==> flow/design.v <==
module AMBA_AXI_ram
#(
	parameter ID_WIDTH = 4,
	parameter ADDR_WIDTH = 8,
	parameter DATA_WIDTH = 16,
	parameter BRESP_WIDTH = 3,
	parameter WR_MEM_DELAY = 0,
	parameter RD_MEM_DELAY = 0
)
(
	clk,
	rst_n,
	s_axi_awvalid,
	s_axi_awready,
	s_axi_awid,
	s_axi_awaddr,
	s_axi_awlen,
	s_axi_awsize,
	s_axi_awburst, 							 
	s_axi_wvalid,
	s_axi_wready,
	s_axi_wdata,
	s_axi_wstrb, 
	s_axi_wlast,
	s_axi_bvalid,
	s_axi_bready,
	s_axi_bid,
	s_axi_bresp,
	s_axi_arvalid,
	s_axi_arready,
	s_axi_arid,
	s_axi_araddr,
	s_axi_arlen,
	s_axi_arsize,
	s_axi_arburst,
	s_axi_rvalid,
	s_axi_rready,
	s_axi_rid,
	s_axi_rdata,
	s_axi_rresp,
	s_axi_rlast
);
parameter STROBE_WIDTH = DATA_WIDTH/8;
parameter W_STATE_IDLE = 2'd0;
parameter W_STATE_BRUST = 2'd1;
parameter W_STATE_RESPON = 2'd2;
parameter R_STATE_IDLE = 1'd0;
parameter R_STATE_BRUST = 1'd1;
parameter MEM_ADDR_SIZE = ADDR_WIDTH - $clog2(STROBE_WIDTH);  
input 								clk, rst_n;
input 								s_axi_awvalid;
output reg 							s_axi_awready;
input [ID_WIDTH - 1 : 0] 			s_axi_awid;
input [ADDR_WIDTH - 1 : 0] 			s_axi_awaddr;
input [7:0] 						s_axi_awlen;
input [2:0] 						s_axi_awsize;
input [1:0] 						s_axi_awburst; 
input 								s_axi_wvalid;
output reg 							s_axi_wready;
input [DATA_WIDTH - 1 : 0] 			s_axi_wdata;
input [STROBE_WIDTH - 1 : 0]		s_axi_wstrb;
input 								s_axi_wlast;
output reg	 						s_axi_bvalid;
input 								s_axi_bready;
output [ID_WIDTH - 1 : 0] 			s_axi_bid;
output [BRESP_WIDTH - 1 : 0] 		s_axi_bresp;
input 								s_axi_arvalid;
output reg							s_axi_arready;
input [ID_WIDTH - 1 : 0] 			s_axi_arid;
input [ADDR_WIDTH - 1 : 0] 			s_axi_araddr;
input [7:0]							s_axi_arlen;
input [2:0]							s_axi_arsize;
input [1:0]							s_axi_arburst;
output reg							s_axi_rvalid;
input 								s_axi_rready;
output [ID_WIDTH - 1 : 0] 			s_axi_rid;
output reg [DATA_WIDTH - 1 : 0]		s_axi_rdata;
output [BRESP_WIDTH - 1 : 0]		s_axi_rresp;
output reg							s_axi_rlast;
integer i;
reg [1:0] W_state, W_next_state;  
reg R_state, R_next_state;
reg [DATA_WIDTH - 1 : 0] mem[(1 << MEM_ADDR_SIZE) - 1 : 0];  
reg [1+$clog2(WR_MEM_DELAY) : 0] wr_mem_delay_cnt;
reg [1+$clog2(RD_MEM_DELAY) : 0] rd_mem_delay_cnt;
wire wr_mem_done, rd_mem_done;
reg [ID_WIDTH - 1 : 0] 			s_axi_awid_reg;
reg [ADDR_WIDTH - 1 : 0] 		s_axi_awaddr_reg;
reg [2:0] 						s_axi_awsize_reg;
reg [1:0] 						s_axi_awburst_reg;
reg [7:0] wdata_index_cnt;
wire [MEM_ADDR_SIZE - 1 : 0] 	awaddr_mem, araddr_mem;
wire wr_data_hand_en, rd_data_hand_en;
reg [ID_WIDTH - 1 : 0] 			s_axi_arid_reg;
reg [ADDR_WIDTH - 1 : 0] 		s_axi_araddr_reg;
reg [2:0] 						s_axi_arsize_reg;
reg [1:0] 						s_axi_arburst_reg;
reg [7:0] rdata_index_cnt;
always@(*)begin
    case(W_state)
        W_STATE_IDLE:begin
			if(s_axi_awvalid && s_axi_awready)
				W_next_state = W_STATE_BRUST;
			else
				W_next_state = W_STATE_IDLE;
        end
        W_STATE_BRUST:begin
			if(wdata_index_cnt > 0 || ~wr_mem_done)
				W_next_state = W_STATE_BRUST;
			else
				W_next_state = W_STATE_RESPON;
        end
        W_STATE_RESPON:begin
            if(s_axi_bready)
				W_next_state = W_STATE_IDLE;
			else
				W_next_state = W_STATE_RESPON;
        end
		  default: W_next_state = W_STATE_IDLE;
    endcase
end
always@(posedge clk, negedge rst_n)begin
    if(~rst_n)begin
        W_state <= W_STATE_IDLE;
    end
    else begin
        W_state <= W_next_state;
    end
end
always@(posedge clk, negedge rst_n)begin
    if(~rst_n)begin
		  s_axi_awid_reg 	<= 0;
		  s_axi_awsize_reg	<= 0;
		  s_axi_awburst_reg	<= 0;
    end
    else begin
		if(W_state == W_STATE_IDLE & s_axi_awvalid & s_axi_awready)begin
			  s_axi_awid_reg 	<= s_axi_awid;
			  s_axi_awsize_reg	<= s_axi_awsize < ($clog2(STROBE_WIDTH)) ? s_axi_awsize : ($clog2(STROBE_WIDTH));
			  s_axi_awburst_reg	<= s_axi_awburst;
		end
    end
end
always@(posedge clk, negedge rst_n)begin
    if(~rst_n)begin
        wdata_index_cnt <= 0;
    end
    else begin
		if(W_state == W_STATE_IDLE && s_axi_awvalid && s_axi_awready)
			wdata_index_cnt <= s_axi_awlen;
		else if(wr_data_hand_en)
			wdata_index_cnt <= wdata_index_cnt - 1;
    end
end
always@(posedge clk, negedge rst_n)begin
    if(~rst_n)begin
        s_axi_awaddr_reg <= 0;
    end
    else begin
        if(W_state == W_STATE_IDLE && s_axi_awvalid && s_axi_awready)
			s_axi_awaddr_reg <= s_axi_awaddr;
		else if(wr_data_hand_en && wdata_index_cnt > 1 && s_axi_awburst_reg != 2'b00)
			s_axi_awaddr_reg <= s_axi_awaddr_reg + (1 << s_axi_awsize_reg);
    end
end
assign awaddr_mem = s_axi_awaddr_reg >> ($clog2(STROBE_WIDTH));
always@(posedge clk, negedge rst_n)begin
    if(~rst_n)begin
        s_axi_awready <= 0;
    end
    else begin
        if(W_state == W_STATE_IDLE)
			s_axi_awready <= 1;
		else
			s_axi_awready <= 0;
    end
end
assign wr_data_hand_en = (W_state == W_STATE_BRUST && s_axi_wready && s_axi_wvalid);
assign wr_mem_done = wr_mem_delay_cnt == WR_MEM_DELAY;
always@(posedge clk, negedge rst_n)begin
    if(~rst_n)begin
        s_axi_wready <= 0;
    end
    else begin
        if (W_state == W_STATE_IDLE && W_next_state == W_STATE_BRUST || W_state == W_STATE_BRUST && W_next_state != W_STATE_RESPON && wr_mem_done)
			s_axi_wready <= 1;
		else
			s_axi_wready <= 0;
    end
end
always@(posedge clk, negedge rst_n)begin
    if(~rst_n)begin
        wr_mem_delay_cnt <= 0;
    end
    else begin
		if(wr_mem_done)
			wr_mem_delay_cnt <= 0; 
		else if(wr_data_hand_en || W_state == W_STATE_BRUST && wr_mem_delay_cnt > 0)
        	wr_mem_delay_cnt <= wr_mem_delay_cnt + 1;
    end
end
always@(posedge clk, negedge rst_n)begin
    if(~rst_n)begin
        s_axi_bvalid <= 0;
    end
    else begin
        if (W_state != W_STATE_RESPON )
			s_axi_bvalid <= 0;
		else
			s_axi_bvalid <= 1;
    end
end
assign s_axi_bid = s_axi_awid_reg;
assign s_axi_bresp = {BRESP_WIDTH{1'b0}};
always@(*)begin
    case(R_state)
        R_STATE_IDLE:begin
			if(s_axi_arvalid && s_axi_arready)
				R_next_state = R_STATE_BRUST;
			else
				R_next_state = R_STATE_IDLE;
        end
        R_STATE_BRUST:begin
			if(rdata_index_cnt > 1 || ~rd_mem_done)
				R_next_state = R_STATE_BRUST;
			else
				R_next_state = R_STATE_IDLE;
        end
		default: R_next_state = R_STATE_IDLE;
    endcase
end
always@(posedge clk, negedge rst_n)begin
    if(~rst_n)begin
        R_state <= R_STATE_IDLE;
    end
    else begin
        R_state <= R_next_state;
    end
end
always@(posedge clk, negedge rst_n)begin
    if(~rst_n)begin
		  s_axi_arid_reg 	<= 0;
		  s_axi_arsize_reg	<= 0;
		  s_axi_arburst_reg	<= 0;
    end
    else begin
		if(R_state == R_STATE_IDLE & s_axi_arvalid & s_axi_arready)begin
			  s_axi_arid_reg 	<= s_axi_arid;
			  s_axi_arsize_reg	<= s_axi_arsize < ($clog2(STROBE_WIDTH)) ? s_axi_arsize : ($clog2(STROBE_WIDTH));
			  s_axi_arburst_reg	<= s_axi_arburst;
		end
    end
end
always@(posedge clk, negedge rst_n)begin
    if(~rst_n)begin
        rdata_index_cnt <= 0;
    end
    else begin
		if(R_state == R_STATE_IDLE && s_axi_arvalid && s_axi_arready)
			rdata_index_cnt <= s_axi_arlen;
		else if(rd_data_hand_en && rd_mem_done)
			rdata_index_cnt <= rdata_index_cnt - 1;
    end
end
always@(posedge clk, negedge rst_n)begin
    if(~rst_n)begin
        s_axi_araddr_reg <= 0;
    end
    else begin
        if(R_state == R_STATE_IDLE && s_axi_arvalid && s_axi_arready)
			s_axi_araddr_reg <= s_axi_araddr;
		else if(rd_data_hand_en && rd_mem_done && s_axi_arburst_reg != 2'b00)
			s_axi_araddr_reg <= s_axi_araddr_reg + (1 << s_axi_arsize_reg);
    end
end
assign araddr_mem = s_axi_araddr_reg >> ($clog2(STROBE_WIDTH));
always@(posedge clk, negedge rst_n)begin
    if(~rst_n)begin
        s_axi_arready <= 0;
    end
    else begin
        if(R_state == R_STATE_IDLE)
			s_axi_arready <= 1;
		else
			s_axi_arready <= 0;
    end
end
assign rd_data_hand_en = (R_state == R_STATE_BRUST && s_axi_rready);
assign rd_mem_done = rd_mem_delay_cnt == RD_MEM_DELAY;
always@(posedge clk, negedge rst_n)begin
    if(~rst_n)begin
        s_axi_rvalid <= 0;
    end
    else begin
        if (R_state == R_STATE_BRUST && rd_mem_done)
			s_axi_rvalid <= 1;
		else
			s_axi_rvalid <= 0;
    end
end
always@(posedge clk, negedge rst_n)begin
    if(~rst_n)begin
        rd_mem_delay_cnt <= 0;
    end
    else begin
		if(rd_mem_done)
			rd_mem_delay_cnt <= 0; 
		else if(rd_data_hand_en || R_state == R_STATE_BRUST && rd_mem_delay_cnt > 0)
        	rd_mem_delay_cnt <= rd_mem_delay_cnt + 1;
    end
end
assign s_axi_rid = s_axi_arid_reg;
assign s_axi_rresp = {BRESP_WIDTH{1'b0}};
always@(posedge clk, negedge rst_n)begin
    if(~rst_n)begin
        s_axi_rdata <= 0;
    end
    else begin
		if(rd_data_hand_en && rd_mem_done)
        	s_axi_rdata <= mem[araddr_mem];
    end
end
always@(posedge clk, negedge rst_n)begin
    if(~rst_n)begin
        s_axi_rlast <= 0;
    end
    else begin
		if(rdata_index_cnt == 1 && rd_mem_done)
        	s_axi_rlast <= 1;
		else
			s_axi_rlast <= 0;
    end
end
always@(posedge clk, negedge rst_n)begin
    if(~rst_n)begin
        for	(i=0; i<(1 << MEM_ADDR_SIZE);i=i+1)
			mem[i] <= 0;
    end
    else begin
        for(i=0; i<STROBE_WIDTH; i=i+1)begin
			if(wr_data_hand_en & s_axi_wstrb[i])
				mem[awaddr_mem][8*(i+1)-1 -: 8] <= s_axi_wdata[8*(i+1)-1 -: 8];
		end
    end
end
endmodule 
# --- Tool chain data of AMBA_AXI_ram ---
# What the tools print for AMBA_AXI_ram, step after step.
# Line numbers count from 1 in the design file above.
# Cell names lack the library's common part.
inputs:
  design: "AMBA_AXI_ram"
  clock_port: "clk"
  cell_library: "sky130hd"
  lib_corner: "tt_025C_1v80"

# --- Word-level counts ---
# Counts by Yosys on the flattened word-level netlist (proc, flatten, opt, wreduce). Print and check cells are left out. Cells with the same type and inputs are merged into one.
word_totals:
  ff_bits: 2127
  latchBits: 0
  ram_bits: 0
  rom_bits: 0
  clocked_rd_ports_x_width: 0
  memories: 0
  inputBits: 76
  output_inout_bits: 36
  elab_cells: 883
classes:
  add_sub_neg: 6
  multipliers: 0
  n_div: 0
  n_cmp: 7
  n_eq: 260
  shift: 2
  muxes: 28
  n_logic: 9
  n_reduce_logical: 294
ops:
  columns: ["operator", "n"]
  rows:
  - ["16-bit case mux with 128-bit select", 1]
  - ["7-bit == test with constant B", 128]
  - ["2-bit AND reduction", 256]
  - ["7-bit by 6-bit == test with 1-bit output with constant B", 64]
  - ["7-bit by 5-bit == test with 1-bit output with constant B", 32]
  - ["7-bit by 4-bit == test with 1-bit output with constant B", 16]
  - ["8-bit 2-to-1 mux", 8]
  - ["7-bit by 3-bit == test with 1-bit output with constant B", 8]
  - ["7-bit by 2-bit == test with 1-bit output with constant B", 4]
  - ["8-bit by 1-bit greater-than comparator with 1-bit output with constant B", 3]
  - ["1-bit logical AND", 20]
  - ["1-bit by 3-bit left shift with 8-bit output with constant A", 2]
  - ["2-bit nonzero test", 8]
  - ["8-bit by 1-bit subtractor with 8-bit output with constant B", 2]
  - ["8-bit adder", 2]
  - ["7-bit by 1-bit == test with 1-bit output with constant B", 2]
  - ["7-bit logical NOT", 2]
  - ["2-bit 2-to-1 mux", 6]
  - ["1-bit 2-to-1 mux", 9]
  - ["8-bit by 1-bit == test with 1-bit output with constant B", 1]
  - ["1-bit AND", 6]
  - ["2-bit logical NOT", 3]
  - ["3-bit by 1-bit < comparator with 1-bit output with constant B", 2]
  - ["2-bit case mux with 3-bit select", 1]
  - ["3-bit 2-to-1 mux", 2]
  - ["1-bit logical OR", 5]
  - ["2-bit by 1-bit adder with 2-bit output with constant B", 2]
  - ["2-bit by 1-bit greater-than comparator with 1-bit output with constant B", 2]
# Not listed: further kinds 5, cells in them 9.

# --- Depth ---
# Longest topological path by Yosys (ltp), each cell counted once; first at word level (registers and memories cut), then after technology mapping (sequential cells cut; the memories' decode and read muxes count).
logic_depth:
  word_depth: 10
  abc_area: 0
  depth_mapped: 13
  depth_no_buf: 11

# --- Synthesis result ---
# Yosys stat after the flow's synthesis: flattened, memories mapped to cells. It holds for the ABC_AREA given above (unset counts as 0); a run with the other value may have another netlist.
# Totals and module areas in this step are rounded.
synth_totals:
  mapped_cells: 7223
  mapped_area_um2: 94800
  sequential_area_um2: 53300
  ff_cells: 2128
  n_buf: 553
types:
  columns: ["cell", "n", "type_area_um2"]
  rows:
  - ["dfrtp_1", 2127, 5.32E+04]
  - ["mux2_2", 2070, 2.33E+04]
  - ["a22oi_1", 554, 4.16E+03]
  - ["nand2_1", 430, 1.61E+03]
  - ["clkbuf_1", 402, 1.51E+03]
  - ["a32oi_1", 103, 902.115]
  - ["a22o_1", 90, 788.256]
  - ["nor2_1", 199, 746.966]
  - ["o22ai_1", 113, 706.928]
  - ["a222oi_1", 62, 620.595]
  - ["a221oi_1", 56, 490.47]
  - ["nand3_1", 97, 485.466]
  - ["nand4_1", 76, 475.456]
  - ["buf_2", 94, 470.451]
  - ["a21oi_1", 83, 415.398]
  - ["nor3_1", 68, 340.326]
  - ["o21ai_0", 67, 335.322]
  - ["nor4_1", 47, 294.032]
# Not listed: further types 64, cells in them 485.

# --- Worst setup path after synthesis ---
# Source: OpenSTA report_checks on the synthesized netlist (no wires, ideal clock, input and output delay 20% of the period each), path of least setup slack; recovery checks are left aside. Register names are those of the netlist, which keeps one name where synthesis merged equal registers.
synth_timing:
  path_type: "input-to-reg"
  start: "input port s_axi_wvalid"
  end: "register mem[32][0]"
  clock_period_ns: 5.5
  in_delay_ns: 1.100
  setup_time_ns: 0.125
  launch_ns: 1.100
  t_arrival_ns: 2.865
  required_time_ns: 5.375
  slack_ns: 2.511
  delay_ns: 1.890
  driving_pins: 7
  path_buffers: 2
  synth_period_reached_ns: 2.989
# "delay_ns" is the arrival time less input delay plus setup time.
# "driving_pins" counts driving pins, that of a launching flip-flop among them; a cell with two outputs on the path counts twice.
# "synth_period_reached_ns" is the clock period less the worst setup slack; recovery checks do not enter. This is arithmetic on one report: input and output delays are still those of the set period (20% each).
# The rows between start and end are the longest chain of elaborated cells between them; the timing report does not say that the signal goes this way. Where chains are equally long, one stands for them.
# A line is the first line of the expression or statement that the cell stems from. Yosys adds cells for indexed reads and writes and turns some case tables into memories.
synth_via:
  cell_sequence: "and3_1 clkbuf_1 nand3_1 nor3_1 clkbuf_1 nand2_1 mux2_2"
  elab_chain_len: 3
  cone_cells: 3
  lines_between: 2
  classes_between: "1 x logic; 2 x reduce/logical"
synth_rtl:
  columns: ["element", "line", "rtl"]
  rows:
  - ["start, declared", 58, "input s_axi_wvalid;"]
  - ["1-bit logical AND", 178, "assign wr_data_hand_en = (W_state == W_STATE_BRUST && s_axi_wready && s_axi_wvalid);"]
  - ["1-bit AND", 341, "if(wr_data_hand_en & s_axi_wstrb[i])"]
  - ["2-bit AND reduction", null, null]
  - ["end, assigned", 337, "mem[i] <= 0;"]
  - ["end, assigned", 342, "mem[awaddr_mem][8*(i+1)-1 -: 8] <= s_axi_wdata[8*(i+1)-1 -: 8];"]
  - ["end, declared", 83, "reg [DATA_WIDTH - 1 : 0] mem[(1 << MEM_ADDR_SIZE) - 1 : 0];"]

# --- Worst path after layout ---
# Path of least setup slack in the final report of entry A (OpenROAD, finished layout, wires in). Where an end is a register, its clock arrival counts in the times.
layout_timing:
  path_type: "reg-to-reg"
  start: "register s_axi_araddr_reg[2]"
  end: "register s_axi_rdata[1]"
  clock_period_ns: 7.78
  setup_time_ns: 0.16
  launch_ns: 0.94
  t_arrival_ns: 6.43
  required_time_ns: 8.58
  slack_ns: 2.15
  driving_pins: 10
  path_buffers: 2
# The rows between start and end are the longest chain of elaborated cells between them; the timing report does not say that the signal goes this way. Where chains are equally long, one stands for them.
# A register here has more assigning lines than the two given.
layout_via:
  cell_sequence: "dfrtp_2 nand4bb_1 nor2_1 buf_4 a22oi_1 nand4_1 or4_1 nor4_1 buf_4 a31oi_1"
  elab_chain_len: 2
  cone_cells: 129
  lines_between: 1
  classes_between: "127 x eq/ne; 1 x mux; 1 x reduce/logical"
layout_rtl:
  columns: ["element", "line", "rtl"]
  rows:
  - ["start, declared", 95, "reg [ADDR_WIDTH - 1 : 0] s_axi_araddr_reg;"]
  - ["start, assigned", 271, "s_axi_araddr_reg <= s_axi_araddr;"]
  - ["start, assigned", 273, "s_axi_araddr_reg <= s_axi_araddr_reg + (1 << s_axi_arsize_reg);"]
  - ["7-bit == test", 320, "s_axi_rdata <= mem[araddr_mem];"]
  - ["16-bit case mux with 128-bit select", 320, null]
  - ["end, assigned", 316, "s_axi_rdata <= 0;"]
  - ["end, assigned", 320, null]
  - ["end, declared", 77, "output reg [DATA_WIDTH - 1 : 0] s_axi_rdata;"]

# Record of 5 stored runs of the RTL-to-layout flow on AMBA_AXI_ram, platform sky130hd. The runs are unordered. Constraints: input delay and output delay 20% of the set period each, output load 0.01 pF.
# "period_reached_ns" = clock period - worst setup slack. The figure is calculated, with input and output delays left at 20% of the set period.
# "worst_setup_path_time_ns" means the part of the period allowed to the worst setup path (the constraints hold back 20% at inputs and 20% at outputs) less its slack; where the path has registers, the arrival times of their clocks count too.
# "final_power_mw" rests on the timing tool's default activity at the inputs, not on a simulated workload.
# Results are given in rounded form.
runs:
  - name: "entry A"
    settings:
      CORE_ASPECT_RATIO: 0.87
      CORE_UTILIZATION: 22
      CTS_CLUSTER_DIAMETER: 69
      MAX_ROUTING_LAYER: "met5"
      PLACE_DENSITY_LB_ADDON: 0.23
      TNS_END_PERCENT: 15
      period_ns: 7.78
      CAP_MARGIN: 20
      CORE_MARGIN: 2
      SLEW_MARGIN: 20
    results:
      synth_chip_area_um2: 94800
      ws_setup_ns: 2.15
      dieArea_um2: 436000
      final_stdcell_area_um2: 113000
      worst_setup_path_time_ns: 5.63
      timing.worst_path_kind: "reg-to-reg"
      post_route_util_frac: 0.263
      period_reached_ns: 5.625
      final_power_mw: 31.1
  - name: "entry B"
    settings:
      ABC_AREA: 1
      CORE_ASPECT_RATIO: 1.51
      CORE_MARGIN: 2
      CORE_UTILIZATION: 20
      CTS_CLUSTER_DIAMETER: 176
      CTS_CLUSTER_SIZE: 92
      GPL_ROUTABILITY_DRIVEN: 0
      GPL_TIMING_DRIVEN: 1
      HOLD_SLACK_MARGIN: -0.01
      MAX_ROUTING_LAYER: "met4"
      PLACE_DENSITY_LB_ADDON: 0.23
      SETUP_SLACK_MARGIN: -0.29
      TNS_END_PERCENT: 95
      period_ns: 7.78
      CAP_MARGIN: 20
      SLEW_MARGIN: 20
    results:
      synth_chip_area_um2: 95600
      post_route_util_frac: 0.218
      final_power_mw: 23.2
      worst_setup_path_time_ns: 5.10
      timing.worst_path_kind: "reg-to-reg"
      dieArea_um2: 484000
      period_reached_ns: 5.097
      final_stdcell_area_um2: 104000
      ws_setup_ns: 2.68
  - name: "entry C"
    settings:
      ABC_AREA: 1
      CELL_PAD_IN_SITES_GLOBAL_PLACEMENT: 1
      CORE_MARGIN: 7
      CORE_UTILIZATION: 45
      CTS_CLUSTER_DIAMETER: 354
      GPL_ROUTABILITY_DRIVEN: 0
      MAX_ROUTING_LAYER: "met5"
      SETUP_SLACK_MARGIN: -0.34
      SLEW_MARGIN: 25
      TNS_END_PERCENT: 85
      period_ns: 5.1
      CAP_MARGIN: 20
    results:
      ws_setup_ns: 1.09
      final_power_mw: 45.5
      synth_chip_area_um2: 95600
      post_route_util_frac: 0.505
      dieArea_um2: 225000
      worst_setup_path_time_ns: 4.01
      timing.worst_path_kind: "reg-to-reg"
      period_reached_ns: 4.010
      final_stdcell_area_um2: 107000
  - name: "entry D"
    settings:
      ABC_AREA: 1
      CORE_ASPECT_RATIO: 1.51
      CORE_MARGIN: 2
      CORE_UTILIZATION: 20
      CTS_CLUSTER_DIAMETER: 176
      CTS_CLUSTER_SIZE: 92
      GPL_ROUTABILITY_DRIVEN: 0
      GPL_TIMING_DRIVEN: 1
      HOLD_SLACK_MARGIN: -0.01
      MAX_ROUTING_LAYER: "met4"
      MIN_ROUTING_LAYER: "met2"
      PLACE_DENSITY_LB_ADDON: 0.23
      SETUP_SLACK_MARGIN: 0.73
      TNS_END_PERCENT: 95
      period_ns: 8.87
      CAP_MARGIN: 20
      SLEW_MARGIN: 20
    results:
      worst_setup_path_time_ns: 5.44
      timing.worst_path_kind: "reg-to-reg"
      final_stdcell_area_um2: 104000
      synth_chip_area_um2: 95600
      post_route_util_frac: 0.219
      ws_setup_ns: 3.43
      dieArea_um2: 484000
      period_reached_ns: 5.440
      final_power_mw: 20.9
  - name: "entry E"
    settings:
      ABC_AREA: 1
      CORE_ASPECT_RATIO: 0.87
      CORE_MARGIN: 2
      CORE_UTILIZATION: 20
      CTS_CLUSTER_DIAMETER: 176
      CTS_CLUSTER_SIZE: 14
      GPL_ROUTABILITY_DRIVEN: 0
      GPL_TIMING_DRIVEN: 1
      MAX_ROUTING_LAYER: "met4"
      PLACE_DENSITY_LB_ADDON: 0.23
      SETUP_SLACK_MARGIN: -0.29
      TNS_END_PERCENT: 95
      period_ns: 7.78
      CAP_MARGIN: 20
      SLEW_MARGIN: 20
    results:
      dieArea_um2: 483000
      worst_setup_path_time_ns: 5.03
      timing.worst_path_kind: "reg-to-reg"
      period_reached_ns: 5.029
      post_route_util_frac: 0.226
      synth_chip_area_um2: 95600
      final_stdcell_area_um2: 108000
      final_power_mw: 27.2
      ws_setup_ns: 2.75
